==> flow/design.v <==
module badicecream(input         Clk,                 
                             Reset,               
                             frame_clk,           
                input [10:0]   DrawX, DrawY ,    
				input [15:0]   keycode,				  
               	output logic is_BI	,			 
				output logic [10:0] BI_X, BI_Y,
				input logic up_wall, down_wall , left_wall, right_wall,
				output logic [10:0] BI_X_Pos, BI_Y_Pos,
				output logic [5:0] BI_BlkX_Pos, BI_BlkY_Pos
              );
	enum logic[2:0] { 
					 right=3'b000, 
					 left=3'b001,
					 up=3'b010,
					 down=3'b011,
					 Halted=3'b100} Dir, Dir_in, Dir_delayed, Dir_delayed_in;
    parameter [10:0] BI_X_Corner = 11'd64;   
    parameter [10:0] BI_Y_Corner = 11'd95;   
    parameter [5:0] BI_Blk_X_Corner = 6'd1;   
    parameter [5:0] BI_Blk_Y_Corner = 6'd1;   
    parameter [10:0] BI_X_Step = 10'd1;       
    parameter [10:0] BI_Y_Step = 10'd1;       
    parameter  BI_sizeX = 6'd32;         
	parameter  BI_sizeY = 6'd48;
	logic [5:0] frame_counter, per_frame_counter;   
	logic [5:0] frame_counter_in, per_frame_counter_in;
	logic [5:0] pace_counter, pace_counter_in;
    logic [10:0] BI_X_Motion, BI_Y_Motion;
    logic [10:0] BI_X_Pos_in, BI_X_Motion_in, BI_Y_Pos_in, BI_Y_Motion_in;
	logic [5:0] BI_BlkX_Pos_in, BI_BlkY_Pos_in;
	logic [2:0] health;
	assign health = 3'd1;    
    logic frame_clk_delayed, frame_clk_rising_edge;
   always_ff @ (posedge Clk) 
	begin
        frame_clk_delayed <= frame_clk;
        frame_clk_rising_edge <= (frame_clk == 1'b1) && (frame_clk_delayed == 1'b0);
		if (Reset)
		begin
			frame_counter <= 6'b0;
			per_frame_counter <= 6'b0;
		end
		else
		begin
			frame_counter <= frame_counter_in;
			per_frame_counter <=  per_frame_counter_in;
		end
    end
	always_comb
	begin
		frame_counter_in = frame_counter;
		per_frame_counter_in = per_frame_counter;
		if (frame_clk_rising_edge)    
		begin
		per_frame_counter_in = per_frame_counter+6'b1;
		if((per_frame_counter) == 6'b000111)  
			begin
				per_frame_counter_in=6'b0;
				frame_counter_in = frame_counter+6'b1;
				if((frame_counter ) == 6'b100)  
				begin
					frame_counter_in=6'b0;
				end
			end
		end
	end
    always_ff @ (posedge Clk)
    begin
        if (Reset)
        begin
            BI_X_Pos <= BI_X_Corner;
            BI_Y_Pos <= BI_Y_Corner;
			BI_BlkX_Pos <= BI_Blk_X_Corner;
			BI_BlkY_Pos <= BI_Blk_Y_Corner;
            BI_X_Motion <= 10'd0;
            BI_Y_Motion <= 10'd0;
			pace_counter <= 6'd0;
				Dir <= Halted;
				Dir_delayed <= down;
        end
        else
        begin
			pace_counter <= pace_counter_in;
            BI_X_Pos <= BI_X_Pos_in;
            BI_Y_Pos <= BI_Y_Pos_in;
            BI_X_Motion <= BI_X_Motion_in;
            BI_Y_Motion <= BI_Y_Motion_in;
			BI_BlkX_Pos <= BI_BlkX_Pos_in;
			BI_BlkY_Pos <= BI_BlkY_Pos_in;
			Dir <= Dir_in;
			Dir_delayed <= Dir_delayed_in;
        end
    end
    always_comb
    begin
		pace_counter_in = pace_counter;
        BI_X_Pos_in = BI_X_Pos;
        BI_Y_Pos_in = BI_Y_Pos;
		BI_X_Motion_in = BI_X_Motion;
		BI_Y_Motion_in = BI_Y_Motion;
        BI_BlkX_Pos_in = BI_BlkX_Pos;    
        BI_BlkY_Pos_in = BI_BlkY_Pos;
		Dir_in = Dir;
		Dir_delayed_in = Dir_delayed;
		if(health != 0)
		begin
			if (frame_clk_rising_edge)
			begin
            	BI_X_Pos_in = BI_X_Pos + BI_X_Motion_in;
            	BI_Y_Pos_in = BI_Y_Pos + BI_Y_Motion_in;
				if (Dir == Halted)  
				begin
					if ((keycode[7:0] == 8'd26) || ((keycode[15:8] == 8'd26 )))  
					begin
						Dir_delayed_in = up;
						if(up_wall)
						begin
							BI_Y_Motion_in = 0;
							BI_X_Motion_in = 0;
							Dir_in = Halted;
						end
						else
						begin
							BI_Y_Motion_in = -BI_Y_Step;
							BI_X_Motion_in = 0;
							Dir_in = up;	
						end
					end
					else if (((keycode[7:0] == 8'd4) || keycode[15:8] == 8'd4 ))  
						begin
							Dir_delayed_in = left;
							if (left_wall)			
							begin
								BI_X_Motion_in = 0;
								BI_Y_Motion_in = 0;
								Dir_in = Halted;
							end
							else
							begin
								BI_Y_Motion_in = 0;
								BI_X_Motion_in = -BI_X_Step;
								Dir_in = left;
							end
						end
					else if((keycode[7:0] == 8'd22) || ((keycode[15:8] == 8'd22 )))  
						begin
							Dir_delayed_in = down;
							if (down_wall) 
							begin
								BI_Y_Motion_in = 0;
								BI_X_Motion_in = 0;
							Dir_in = Halted;
							end
							else
							begin
								BI_Y_Motion_in = BI_Y_Step;
								BI_X_Motion_in = 0;
								Dir_in = down;
							end
						end
					else if (((keycode[7:0]) == 8'd7) || ((keycode[15:8]) == 8'd7))  
						begin
							Dir_delayed_in = right;
							if(right_wall) 
							begin
								BI_X_Motion_in = 0;
								BI_Y_Motion_in = 0;
								Dir_in = Halted;
							end
							else
							begin
								BI_Y_Motion_in = 0;
								BI_X_Motion_in = BI_X_Step;
								Dir_in = right;	
							end
						end
					else
						begin              
						end
				end
				else  
				begin
					pace_counter_in = pace_counter + 6'd1;
					if(pace_counter == 6'd31)
					begin
						pace_counter_in = 6'd0;
						case(Dir)
							left:
							begin
								BI_BlkX_Pos_in = BI_BlkX_Pos -1;
							end
							right:
							begin
								BI_BlkX_Pos_in = BI_BlkX_Pos +1;
							end
							up:
							begin
								BI_BlkY_Pos_in = BI_BlkY_Pos -1;
							end
							down:
							begin
								BI_BlkY_Pos_in = BI_BlkY_Pos +1;
							end
							default:
							begin
								BI_BlkY_Pos_in = 0;  
							end
						endcase
						Dir_in = Halted;
						BI_Y_Motion_in = 0;
						BI_X_Motion_in = 0;						
					end
				end
			end
        end
    end
    int DistX, DistY, Size;
    assign DistX = DrawX - BI_X_Pos;
    assign DistY = DrawY - BI_Y_Pos;
    always_comb begin
		   if (DistX < BI_sizeX && DistX >= 0 && DistY<=0 && -DistY < BI_sizeY)
		  begin
        is_BI = 1'b1;
				BI_X = DrawX - BI_X_Pos+({5'b0, frame_counter}*32);
				BI_Y = DrawY - BI_Y_Pos+BI_sizeY-1+ Dir_delayed_in*48;
		  end
        else
		  begin
        is_BI = 1'b0;
				BI_X = 0;
				BI_Y = 0;
        end
    end
endmodule
; ---- From RTL to reports: badicecream
; Tool output for the design above, in the order of the flow.
; Line numbers count from 1 in the design file above.
; Cell names lack the library's common part.
; The mark -- stands for no value.
[design]
top_module = badicecream
clock_port = Clk
cell_library = sky130hd
lib_corner = tt_025C_1v80

; ---- Word level
; Yosys after proc, flatten, opt, wreduce and memory -nomap, before mapping. Memory bits, and registers merged into a memory's read port (data or address), are not among the register bits. Print and check cells are not counted.
[word_totals]
ff_bits = 82
elab_cells = 109
in_bits = 45
output_inout_bits = 57
[op_classes]
multipliers = 1
n_eq = 16
n_addsub = 16
muxes = 39
bitwise = 3
n_reduce_logical = 17
compare = 4
[op_table]
columns = operator, count
row1 = two-way mux 11 bit, 15
row2 = less-than comparator 32 x 6 -> 1 bit with constant B, 2
row3 = two-way mux 3 bit, 16
row4 = adder 11 bit, 3
row5 = negator 32 bit, 1
row6 = equality test 8 x 3 -> 1 bit with constant B, 4
row7 = equality test 8 x 5 -> 1 bit with constant B, 4
row8 = adder 6 x 1 -> 6 bit with constant B, 5
row9 = subtractor 11 x 11 -> 12 bit, 2
row10 = case mux 6 bit (select 3 bit), 1
row11 = two-way mux 6 bit, 3
row12 = greater-or-equal comparator 12 x 1 -> 1 bit with constant B, 1
row13 = less-or-equal comparator 12 x 1 -> 1 bit with constant B, 1
row14 = subtractor 6 x 1 -> 6 bit with constant B, 2
row15 = equality test 6 x 3 -> 1 bit with constant B, 2
row16 = case mux 6 bit (select 2 bit), 1
row17 = subtractor 11 x 1 -> 11 bit with constant B, 1
row18 = adder 11 x 6 -> 11 bit with constant B, 1
row19 = adder 11 x 9 -> 11 bit, 1
row20 = multiplier 3 x 2 -> 5 bit with constant B, 1
row21 = AND reduction 4 bit, 2
row22 = equality test 3 x 2 -> 1 bit with constant B, 2
row23 = equality test 6 x 5 -> 1 bit with constant B, 1
row24 = != test 5 x 1 -> 1 bit with constant B, 1
row25 = logical AND 1 bit, 4
row26 = logical OR 1 bit, 4
row27 = AND reduction 2 bit, 2
row28 = nonzero test 2 bit, 2
; Not listed: further kinds 7, cells in them 11.

; ---- Logic depth
; Depth = most cells in a row (Yosys ltp): at word level without a register or memory, in the mapped netlist without a sequential cell, where the memories' decode and read muxes count.
[logic_depth]
ltp_word = 11
ABC_AREA = 0
depth_mapped = 21

; ---- After synthesis
; The flow's flattened synthesis, as Yosys stat reports it; memories are mapped. The netlist is that of the ABC_AREA named above (0 if unset); the other value can give another one.
; The area totals of this step are shown rounded.
[synth_totals]
ffs = 68
synth_area_um2 = 6000
cell_count = 730
seqArea_um2 = 1360
[types]
columns = type, count, type_area_um2
row1 = dfxtp_1, 68, 1.36E+03
row2 = ha_1, 81, 1.01E+03
row3 = xnor2_1, 42, 367.853
row4 = nor2_1, 87, 326.563
row5 = inv_1, 60, 225.216
row6 = xor2_1, 23, 201.443
row7 = a21oi_1, 40, 200.192
row8 = mux2i_1, 20, 200.192
row9 = nand2_1, 43, 161.405
row10 = fa_1, 8, 160.154
row11 = a21o_1, 18, 135.13
row12 = nor3_1, 26, 130.125
row13 = nor2_2, 19, 118.864
row14 = o21ai_0, 20, 100.096
row15 = nand2b_1, 15, 93.84
row16 = nor2b_1, 15, 93.84
row17 = o21a_1, 10, 75.072
row18 = or3_1, 12, 75.072
; Other cell types: 46; their cells: 123.

; ---- Worst setup path after synthesis
; Source: OpenSTA report_checks on the synthesized netlist (no wires, ideal clock, input and output delay 20% of the period each), path of least setup slack; recovery checks are left aside. Register names are those of the netlist, which keeps one name where synthesis merged equal registers.
[synth_timing]
kind = in2out
startpoint = input DrawY[1]
endpoint = output BI_Y[3]
stages = 15
path_buffers = 0
delay_ps = 4092
t_arrival_ps = 5692
out_delay_ps = 1600
slack_ps = 708
tclk_ps = 8000
synth_period_reached_ps = 7292
; "delay_ps" = arrival - input delay + setup time.
; At an output port there is no setup time.
; "stages" counts driving pins, that of a launching flip-flop among them; a cell with two outputs on the path counts twice.
; "synth_period_reached_ps" is the clock period less the worst setup slack; recovery checks do not enter. This is arithmetic on one report: input and output delays are still those of the set period (20% each).
; Between the ends stands the longest chain of elaborated cells between them, by number of cells; it is not shown to be the way that was timed. Of several equally long chains one is given.
; Each line given opens the expression or statement behind the cell; cells for indexed reads and writes are added by Yosys, which also makes memories of some case tables.
[synth_between]
path_cell_list = ha_1 -> nor2b_1 -> o2111a_2 -> nor3_4 -> o21ai_0 -> xor2_1 -> or4_1 -> or4_1 -> ha_1 -> or4b_2 -> nor4_1 -> nand4b_1 -> a221oi_2 -> o2111ai_4 -> nor3_1
elab_chain_cells = 5
cone_cells = 10
cone_classes = 5 x add/sub; 2 x compare; 1 x mux; 2 x reduce/logical
[synth_lines]
columns = element, line_no
row1 = "start, declared", 4  ; input [10:0]   DrawX, DrawY ,
row2 = subtractor 11 x 11 -> 12 bit, 226  ; BI_Y = DrawY - BI_Y_Pos+BI_sizeY-1+ Dir_delayed_in*48;
row3 = adder 11 x 6 -> 11 bit, 226
row4 = subtractor 11 x 1 -> 11 bit, 226
row5 = adder 11 x 9 -> 11 bit, 226
row6 = two-way mux 11 bit, 222  ; if (DistX < BI_sizeX && DistX >= 0 && DistY<=0 && -DistY < BI_sizeY)
row7 = "end, declared", 7  ; output logic [10:0] BI_X, BI_Y,

; ---- Timing after layout
; Path of least setup slack in the final report of flow run 2 (OpenROAD, finished layout, wires in). Where an end is a register, its clock arrival counts in the times.
; The report prints the path's times to 10 ps; the period is as set.
[layout_timing]
kind = in2out
startpoint = input DrawY[0]
endpoint = output BI_Y[4]
path_buffers = 3
tclk_ps = 12400
stages = 20
out_delay_ps = 2480
slack_ps = 1710
t_arrival_ps = 8210
; Between the ends stands the longest chain of elaborated cells between them, by number of cells; it is not shown to be the way that was timed. Of several equally long chains one is given.
[layout_between]
path_cell_list = clkdlybuf4s50_1 -> inv_1 -> ha_1 -> fa_1 -> nand2b_1 -> a21oi_1 -> or3_1 -> o2111ai_1 -> or4_1 -> nor2_1 -> nand4b_1 -> ha_1 -> or4b_2 -> nor4_1 -> nand4b_1 -> a221oi_2 -> o2111ai_4 -> buf_6 -> nor2_2 -> clkdlybuf4s50_1
elab_chain_cells = 5
cone_cells = 10
cone_classes = 5 x add/sub; 2 x compare; 1 x mux; 2 x reduce/logical
[layout_lines]
columns = element, line_no
row1 = "start, declared", 4  ; input [10:0]   DrawX, DrawY ,
row2 = subtractor 11 x 11 -> 12 bit, 226  ; BI_Y = DrawY - BI_Y_Pos+BI_sizeY-1+ Dir_delayed_in*48;
row3 = adder 11 x 6 -> 11 bit, 226
row4 = subtractor 11 x 1 -> 11 bit, 226
row5 = adder 11 x 9 -> 11 bit, 226
row6 = two-way mux 11 bit, 222  ; if (DistX < BI_sizeX && DistX >= 0 && DistY<=0 && -DistY < BI_sizeY)
row7 = "end, declared", 7  ; output logic [10:0] BI_X, BI_Y,

4 stored runs of badicecream in the flow (synthesis by Yosys, layout by OpenROAD, sky130hd cells), in arbitrary order. Constraints: input delay and output delay 20% of the set period each, output load 0.01 pF.
Measured values are rounded.

# flow run 1
==> flow/run.sh <==
#!/bin/bash
# the make line also repeats the synthesis and layout settings of config.mk as NAME=value (left out here)
make -C /OpenROAD-flow-scripts/flow DESIGN_CONFIG=/design/flow/config.mk WORK_HOME=/design/flow/orfs CLKGATE_MAP_FILE= finish
==> flow/config.mk <==
export PLATFORM = sky130hd
export DESIGN_NAME = badicecream
export DESIGN_NICKNAME = badicecream
export VERILOG_FILES = /design/flow/design.v
export SDC_FILE = /design/flow/constraint.sdc
export NUM_CORES = 4
export LEC_CHECK = 0
export ABC_AREA = 1
export CAP_MARGIN = 30
export CELL_PAD_IN_SITES_DETAIL_PLACEMENT = 2
export CORE_MARGIN = 2
export CORE_UTILIZATION = 43
export CTS_CLUSTER_SIZE = 24
export GPL_ROUTABILITY_DRIVEN = 0
export GPL_TIMING_DRIVEN = 0
export MAX_ROUTING_LAYER = met4
export PLACE_DENSITY_LB_ADDON = 0.18
export SETUP_SLACK_MARGIN = 0.2
export SLEW_MARGIN = 0
==> flow/constraint.sdc <==
create_clock -name core_clock -period 8.0 [get_ports {Clk}]
set_input_delay 1.6000 -clock core_clock [delete_from_list [all_inputs] [get_ports {Clk}]]
set_output_delay 1.6000 -clock core_clock [all_outputs]
set_load 0.01 [all_outputs]

==> flow run 1: results <==
outcome="did not finish, placement stopped with DPL-0033"

# flow run 2
==> flow/run.sh <==
#!/bin/bash
# the make line also repeats the synthesis and layout settings of config.mk as NAME=value (left out here)
make -C /OpenROAD-flow-scripts/flow DESIGN_CONFIG=/design/flow/config.mk WORK_HOME=/design/flow/orfs CLKGATE_MAP_FILE= finish
==> flow/config.mk <==
export PLATFORM = sky130hd
export DESIGN_NAME = badicecream
export DESIGN_NICKNAME = badicecream
export VERILOG_FILES = /design/flow/design.v
export SDC_FILE = /design/flow/constraint.sdc
export NUM_CORES = 4
export LEC_CHECK = 0
export CAP_MARGIN = 20
export CELL_PAD_IN_SITES_GLOBAL_PLACEMENT = 1
export CORE_ASPECT_RATIO = 0.53
export CORE_MARGIN = 2
export CORE_UTILIZATION = 38
export CTS_CLUSTER_DIAMETER = 396
export CTS_CLUSTER_SIZE = 16
export GPL_ROUTABILITY_DRIVEN = 0
export GPL_TIMING_DRIVEN = 0
export HOLD_SLACK_MARGIN = 0.04
export MAX_ROUTING_LAYER = met4
export PLACE_DENSITY = 0.85
export SLEW_MARGIN = 20
export TNS_END_PERCENT = 35
==> flow/constraint.sdc <==
create_clock -name core_clock -period 12.4 [get_ports {Clk}]
set_input_delay 2.4800 -clock core_clock [delete_from_list [all_inputs] [get_ports {Clk}]]
set_output_delay 2.4800 -clock core_clock [all_outputs]
set_load 0.01 [all_outputs]

==> flow run 2: results <==
synth_chip_area_um2=6000
dieArea_um2=16900
layout_stdcell_area_um2=7540
finalUtil_frac=0.488
worst_setup_slack_ps=1710
timing.hold.ws_ps=393

# flow run 3
==> flow/run.sh <==
#!/bin/bash
# the make line also repeats the synthesis and layout settings of config.mk as NAME=value (left out here)
make -C /OpenROAD-flow-scripts/flow DESIGN_CONFIG=/design/flow/config.mk WORK_HOME=/design/flow/orfs CLKGATE_MAP_FILE= finish
==> flow/config.mk <==
export PLATFORM = sky130hd
export DESIGN_NAME = badicecream
export DESIGN_NICKNAME = badicecream
export VERILOG_FILES = /design/flow/design.v
export SDC_FILE = /design/flow/constraint.sdc
export NUM_CORES = 4
export LEC_CHECK = 0
export ABC_AREA = 0
export CAP_MARGIN = 20
export CELL_PAD_IN_SITES_GLOBAL_PLACEMENT = 1
export CORE_MARGIN = 2
export CORE_UTILIZATION = 19
export GPL_ROUTABILITY_DRIVEN = 1
export MAX_ROUTING_LAYER = met5
export PLACE_DENSITY_LB_ADDON = 0.1
export SETUP_SLACK_MARGIN = 2.38
export SLEW_MARGIN = 25
==> flow/constraint.sdc <==
create_clock -name core_clock -period 8.33 [get_ports {Clk}]
set_input_delay 1.6660 -clock core_clock [delete_from_list [all_inputs] [get_ports {Clk}]]
set_output_delay 1.6660 -clock core_clock [all_outputs]
set_load 0.01 [all_outputs]

==> flow run 3: results <==
synth_chip_area_um2=6000
dieArea_um2=33000
layout_stdcell_area_um2=8540
finalUtil_frac=0.273
worst_setup_slack_ps=593
timing.hold.ws_ps=379

# flow run 4
==> flow/run.sh <==
#!/bin/bash
# the make line also repeats the synthesis and layout settings of config.mk as NAME=value (left out here)
make -C /OpenROAD-flow-scripts/flow DESIGN_CONFIG=/design/flow/config.mk WORK_HOME=/design/flow/orfs CLKGATE_MAP_FILE= finish
==> flow/config.mk <==
export PLATFORM = sky130hd
export DESIGN_NAME = badicecream
export DESIGN_NICKNAME = badicecream
export VERILOG_FILES = /design/flow/design.v
export SDC_FILE = /design/flow/constraint.sdc
export NUM_CORES = 4
export LEC_CHECK = 0
export CAP_MARGIN = 20
export CORE_MARGIN = 2
export CORE_UTILIZATION = 66
export SETUP_SLACK_MARGIN = 0.2
export SLEW_MARGIN = 20
==> flow/constraint.sdc <==
create_clock -name core_clock -period 7.72 [get_ports {Clk}]
set_input_delay 1.5440 -clock core_clock [delete_from_list [all_inputs] [get_ports {Clk}]]
set_output_delay 1.5440 -clock core_clock [all_outputs]
set_load 0.01 [all_outputs]

==> flow run 4: results <==
synth_chip_area_um2=6000
dieArea_um2=9870
layout_stdcell_area_um2=8100
finalUtil_frac=0.924
worst_setup_slack_ps=-309
timing.hold.ws_ps=402
